==> flow/design.v <==
module fp1(sig1, sig2, exp1, exp2, sign1, sign2, signew, expnew, signnew);
input wire [10:0] sig1, sig2; 
input wire [3:0] exp1, exp2;
input wire sign1, sign2;
output wire [21:0] signew;
output wire [4:0] expnew;
output wire signnew;
assign expnew = exp1 + exp2 - 3'b111;
assign signew = sig1 * sig2;
assign signnew = sign1 ^ sign2;
endmodule
module fp2(sig, exp, sign, fp_result, under, over);
input wire [21:0] sig;
input wire [4:0] exp;
input wire sign;
output wire [15:0] fp_result;
output wire under, over;
reg [21:0] tempsig;
reg [4:0] tempexp;
reg underflow;
reg overflow;
always @(*)
begin
	if(sig[20]==1'b0)
		begin
			tempsig = sig >> 1;
			tempexp = exp + 1'b1;
		end
	else 
		begin
			tempsig = sig;
			tempexp = exp;
		end
	if (tempexp > 5'd24) underflow = 1'b1;
	else underflow = 1'b0;
	if (tempexp[4]==1) overflow = 1'b1;
	else overflow =1'b0;
end
assign fp_result = {sign, tempexp[3:0], tempsig[19:9] };
assign under = underflow;
assign over = overflow;
endmodule
module fp_mul(clk, op1, op2, result, under, over);
input wire clk;
input wire [15:0] op1, op2;
output reg [15:0] result;
output reg under, over;
reg [15:0] op1reg, op2reg;
wire [21:0] signew;
wire [4:0] expnew;
wire signnew;
wire [15:0] fp_result;
wire fp_under, fp_over;
always @(posedge clk)
begin
	op1reg <= op1;
	op2reg <= op2;
	result <= fp_result;
	under <= fp_under;
	over <= fp_over;
end
fp1 stage1(.sig1(op1reg[10:0]), .sig2(op2reg[10:0]), .exp1(op1reg[14:11]), .exp2(op2reg[14:11]),
	.sign1(op1reg[15]), .sign2(op2reg[15]), .signew(signew), .expnew(expnew), .signnew(signnew));
fp2 stage2(.sig(signew), .exp(expnew), .sign(signnew), .fp_result(fp_result), .under(fp_under), .over(fp_over));
endmodule
# Reports on fp_mul
# Each step is given for the RTL above and for the edited RTL.
# "before" refers to lines of the RTL above, "after" to lines of the edited file.
# "delta": "after" minus "before" as printed here. "rel_change_pct": 100 x difference / "before".
# Operators: Yosys type, input widths -> output width; for muxes data width and select width s.
# Not given: n/a
# setup
top_module	fp_mul
clock_port	clk
lib	sky130hd
pvt_corner	tt_025C_1v80

# The edit
# Unified diff, file above to edited file.
# This change comes from a script, not from a designer. No optimisation was intended, and the edited design may behave differently.
# begin of diff
@@ -44,5 +44,5 @@
 input wire clk;
 input wire [15:0] op1, op2;
-output reg [15:0] result;
+output reg [7:0] result;
 output reg under, over;
 reg [15:0] op1reg, op2reg;
# end of diff

# Word level
# Source: Yosys, flattened and elaborated, memories not mapped. Widths are those after wreduce. Registers that Yosys merges into a memory's read port (data or address) are not register bits. Print and check cells do not count. Equal cells are merged and count once.
# word_totals
element	before	after	delta	rel_change_pct
input_bits	33	33	0	0.00
regBits	50	40	-10	-20.00
word_cells	16	14	-2	-12.50
# classes
element	before	after	delta	rel_change_pct
n_logic	1	0	-1	-100.00
n_cmp	1	1	0	0.00
muxes	4	4	0	0.00
n_addsub	3	3	0	0.00
mul	1	1	0	0.00
# op_table
operator	before	after	delta	rel_change_pct
$mux 19	1	0	-1	-100.00
$xor 1x1->1	1	0	-1	-100.00
$mux 17	0	1	1	n/a
# Unchanged operator kinds not shown: 7.

# Longest topological paths
# Depth = most cells in a row (Yosys ltp): at word level without a register or memory, in the mapped netlist without a sequential cell, where the memories' decode and read muxes count.
# logic_depth
element	before	after	delta	rel_change_pct
word_depth	6	6	0	0.00
ABC_AREA	0	0	n/a	n/a
mapped_depth	21	22	1	4.76
mapped_depth_nobuf	19	19	0	0.00

# Synthesis result
# Yosys stat after the flow's synthesis: flattened, memories mapped to cells. It holds for the ABC_AREA given above (unset counts as 0); a run with the other value may have another netlist.
# mapped
element	before	after	delta	rel_change_pct
cells	566	513	-53	-9.36
seqArea_mm2	0.001001	0.0008008	-0.0002002	-20.00
ffs	50	40	-10	-20.00
synth_area_mm2	0.0053714	0.004916	-0.0004554	-8.48
# types
cell	before	after	delta	rel_change_pct
sky130_fd_sc_hd__dfxtp_1	50	40	-10	-20.00
sky130_fd_sc_hd__inv_1	109	101	-8	-7.34
sky130_fd_sc_hd__nor3_1	8	4	-4	-50.00
sky130_fd_sc_hd__nand3_1	7	3	-4	-57.14
sky130_fd_sc_hd__o21ai_0	7	3	-4	-57.14
sky130_fd_sc_hd__o21a_1	5	1	-4	-80.00
sky130_fd_sc_hd__and2_2	0	4	4	n/a
sky130_fd_sc_hd__nand2_1	61	58	-3	-4.92
sky130_fd_sc_hd__a21oi_1	11	8	-3	-27.27
sky130_fd_sc_hd__a31o_2	3	0	-3	-100.00
sky130_fd_sc_hd__buf_2	3	0	-3	-100.00
sky130_fd_sc_hd__a211oi_1	1	4	3	300.00
sky130_fd_sc_hd__xor2_1	7	5	-2	-28.57
sky130_fd_sc_hd__o21ai_1	3	1	-2	-66.67
sky130_fd_sc_hd__a211oi_2	2	0	-2	-100.00
sky130_fd_sc_hd__a21boi_1	2	0	-2	-100.00
sky130_fd_sc_hd__a221oi_2	2	0	-2	-100.00
sky130_fd_sc_hd__o211a_1	2	0	-2	-100.00
# Unchanged cell types not shown: 5.
# Not every row of either side is listed.
# By module: a second synthesis without flattening, with its own total; a netlist apart from the flattened one above.
# unflattened
element	before	after	delta	rel_change_pct
cells_unflattened	593	594	1	0.17
hier_area_mm2	0.0055115	0.0054615	-0.0000500	-0.91
# Each row is one instance without its submodules.
# modules_before
mod	seq_area_mm2	cells	area_mm2	instances
fp1	0	519	0.0042691	1
fp_mul	0.001001	50	0.001001	1
fp2	0	24	0.0002415	1
# modules_after
mod	seq_area_mm2	cells	area_mm2	instances
fp1	0	528	0.0043792	1
fp_mul	0.0008408	42	0.0008408	1
fp2	0	24	0.0002415	1

# Path before layout
# Source: OpenSTA report_checks on the synthesized netlist (no wires, ideal clock, input and output delay 20% of the period each), path of least setup slack; recovery checks are left aside. Register names are those of the netlist, which keeps one name where synthesis merged equal registers.
# synth_path
element	before	after	delta	rel_change_pct
path_type	reg2reg	reg2reg	n/a	n/a
start	register op2reg[10]	register op2reg[2]	n/a	n/a
end	register result[4]	register result[1]	n/a	n/a
setup_slack_ps	-14	-228	-214	n/a
required_ps	5221	5179	-42	-0.80
launch_ps	0	0	0	n/a
setup_ps	79	121	42	n/a
t_arrival_ps	5235	5407	172	3.29
delay_ps	5314	5528	214	4.03
path_stages	20	20	0	0.00
period_ps	5300	5300	0	0.00
period_less_setup_slack_ps	5314	5528	214	4.03
# "delay_ps" is the arrival time less input delay plus setup time.
# "path_stages": output pins that drive a net of the path, with the launching flip-flop's if there is one; two outputs of one cell count as two.
# "period_less_setup_slack_ps" = period - worst setup slack (recovery checks aside). The figure is calculated, with input and output delays left at 20% of the set period.
# The rows between start and end are the longest chain of elaborated cells between them; the timing report does not say that the signal goes this way. Where chains are equally long, one stands for them.
# Each line given opens the expression or statement behind the cell; cells for indexed reads and writes are added by Yosys, which also makes memories of some case tables.
# synth_via_before
cell_sequence	sky130_fd_sc_hd__dfxtp_1 > sky130_fd_sc_hd__clkbuf_1 > sky130_fd_sc_hd__nand2_1 > sky130_fd_sc_hd__fa_1 > sky130_fd_sc_hd__fa_1 > sky130_fd_sc_hd__inv_1 > sky130_fd_sc_hd__fa_1 > sky130_fd_sc_hd__fa_1 > sky130_fd_sc_hd__inv_1 > sky130_fd_sc_hd__fa_1 > sky130_fd_sc_hd__inv_1 > sky130_fd_sc_hd__ha_1 > sky130_fd_sc_hd__and3_1 > sky130_fd_sc_hd__and3_1 > sky130_fd_sc_hd__o211ai_1 > sky130_fd_sc_hd__a21boi_1 > sky130_fd_sc_hd__o31ai_1 > sky130_fd_sc_hd__clkbuf_1 > sky130_fd_sc_hd__a21boi_0 > sky130_fd_sc_hd__a211oi_2
elab_chain_cells	2
# synth_rtl_before
element	line_no	text
start, declared	48	reg [15:0] op1reg, op2reg;
start, assigned	57	op2reg <= op2;
$mul 11x11->21	9	assign signew = sig1 * sig2;
$mux 19	24	if(sig[20]==1'b0)
end, assigned	58	result <= fp_result;
end, declared	46	output reg [15:0] result;
# synth_via_after
cell_sequence	sky130_fd_sc_hd__dfxtp_1 > sky130_fd_sc_hd__clkbuf_1 > sky130_fd_sc_hd__nand2_1 > sky130_fd_sc_hd__fa_1 > sky130_fd_sc_hd__inv_1 > sky130_fd_sc_hd__fa_1 > sky130_fd_sc_hd__fa_1 > sky130_fd_sc_hd__fa_1 > sky130_fd_sc_hd__inv_1 > sky130_fd_sc_hd__fa_1 > sky130_fd_sc_hd__inv_1 > sky130_fd_sc_hd__ha_1 > sky130_fd_sc_hd__and3_4 > sky130_fd_sc_hd__and2_4 > sky130_fd_sc_hd__a221o_1 > sky130_fd_sc_hd__a31o_4 > sky130_fd_sc_hd__mux2i_4 > sky130_fd_sc_hd__or2_1 > sky130_fd_sc_hd__buf_6 > sky130_fd_sc_hd__mux2_4
elab_chain_cells	2
# synth_rtl_after
element	line_no	text
start, assigned	57	op2reg <= op2;
$mul 11x11->21	9	assign signew = sig1 * sig2;
$mux 17	24	if(sig[20]==1'b0)
end, assigned	58	result <= fp_result;
end, declared	46	output reg [7:0] result;

# Worst path after layout
# Path of least setup slack in the final report of each run of pair A (OpenROAD, finished layout, wires in). Where an end is a register, its clock arrival counts in the times.
# The report prints the path's times to 10 ps; the period is as set.
# layout_path
element	before	after	delta	rel_change_pct
path_type	reg2reg	reg2reg	n/a	n/a
start	register op2reg[5]	register op2reg[10]	n/a	n/a
end	register result[7]	register result[2]	n/a	n/a
path_stages	18	17	-1	-5.56
setup_ps	80	110	30	n/a
setup_slack_ps	200	110	-90	n/a
t_arrival_ps	5320	5360	40	0.75
period_ps	5300	5300	0	0.00
required_ps	5520	5470	-50	-0.91
launch_ps	310	280	-30	-9.68
# The rows between start and end are the longest chain of elaborated cells between them; the timing report does not say that the signal goes this way. Where chains are equally long, one stands for them.
# layout_via_before
cell_sequence	sky130_fd_sc_hd__dfxtp_4 > sky130_fd_sc_hd__buf_4 > sky130_fd_sc_hd__buf_4 > sky130_fd_sc_hd__and2_1 > sky130_fd_sc_hd__fa_1 > sky130_fd_sc_hd__fa_1 > sky130_fd_sc_hd__fa_1 > sky130_fd_sc_hd__fa_1 > sky130_fd_sc_hd__ha_1 > sky130_fd_sc_hd__ha_1 > sky130_fd_sc_hd__a21oi_1 > sky130_fd_sc_hd__o21ai_1 > sky130_fd_sc_hd__a31o_2 > sky130_fd_sc_hd__o21ai_4 > sky130_fd_sc_hd__nand4_1 > sky130_fd_sc_hd__buf_4 > sky130_fd_sc_hd__a31o_2 > sky130_fd_sc_hd__a221oi_2
elab_chain_cells	2
# layout_rtl_before
element	line_no	text
start, declared	48	reg [15:0] op1reg, op2reg;
start, assigned	57	op2reg <= op2;
$mul 11x11->21	9	assign signew = sig1 * sig2;
$mux 19	24	if(sig[20]==1'b0)
end, assigned	58	result <= fp_result;
end, declared	46	output reg [15:0] result;
# layout_via_after
cell_sequence	sky130_fd_sc_hd__dfxtp_4 > sky130_fd_sc_hd__and2_4 > sky130_fd_sc_hd__fa_1 > sky130_fd_sc_hd__fa_1 > sky130_fd_sc_hd__fa_1 > sky130_fd_sc_hd__fa_1 > sky130_fd_sc_hd__inv_1 > sky130_fd_sc_hd__fa_1 > sky130_fd_sc_hd__inv_1 > sky130_fd_sc_hd__ha_4 > sky130_fd_sc_hd__and3_4 > sky130_fd_sc_hd__and2_4 > sky130_fd_sc_hd__a221o_1 > sky130_fd_sc_hd__a31o_4 > sky130_fd_sc_hd__mux2i_4 > sky130_fd_sc_hd__or2_4 > sky130_fd_sc_hd__mux2_4
elab_chain_cells	2
# layout_rtl_after
element	line_no	text
start, assigned	57	op2reg <= op2;
$mul 11x11->21	9	assign signew = sig1 * sig2;
$mux 17	24	if(sig[20]==1'b0)
end, assigned	58	result <= fp_result;
end, declared	46	output reg [7:0] result;

# Measured runs
# Both versions went through the flow (Yosys, OpenROAD) with the same settings in each pair. Constraints: input delay and output delay 20% of the set period each, output load 0.01 pF.
# settings_pair_A
period_ns	5.3
CAP_MARGIN	20
CORE_MARGIN	2
CORE_UTILIZATION	40
SLEW_MARGIN	20
# results_pair_A
element	before	after	delta	rel_change_pct
worst_setup_slack_ps	202	113	-89	n/a
final_hold_ws_ps	425	764	339	n/a
achieved_clock_period_ps	5098	5187	89	1.75
synthesis_area_mm2	0.0053714	0.004916	-0.0004554	-8.48
layout_utilization_pct	50.9	50.6	-0.3	n/a
final_die_area_mm2	0.0143712	0.0131928	-0.0011784	-8.20
# By "achieved_clock_period_ps" is meant the clock period of the run minus its worst setup slack. This is arithmetic on one report: input and output delays are still those of the set period (20% each).
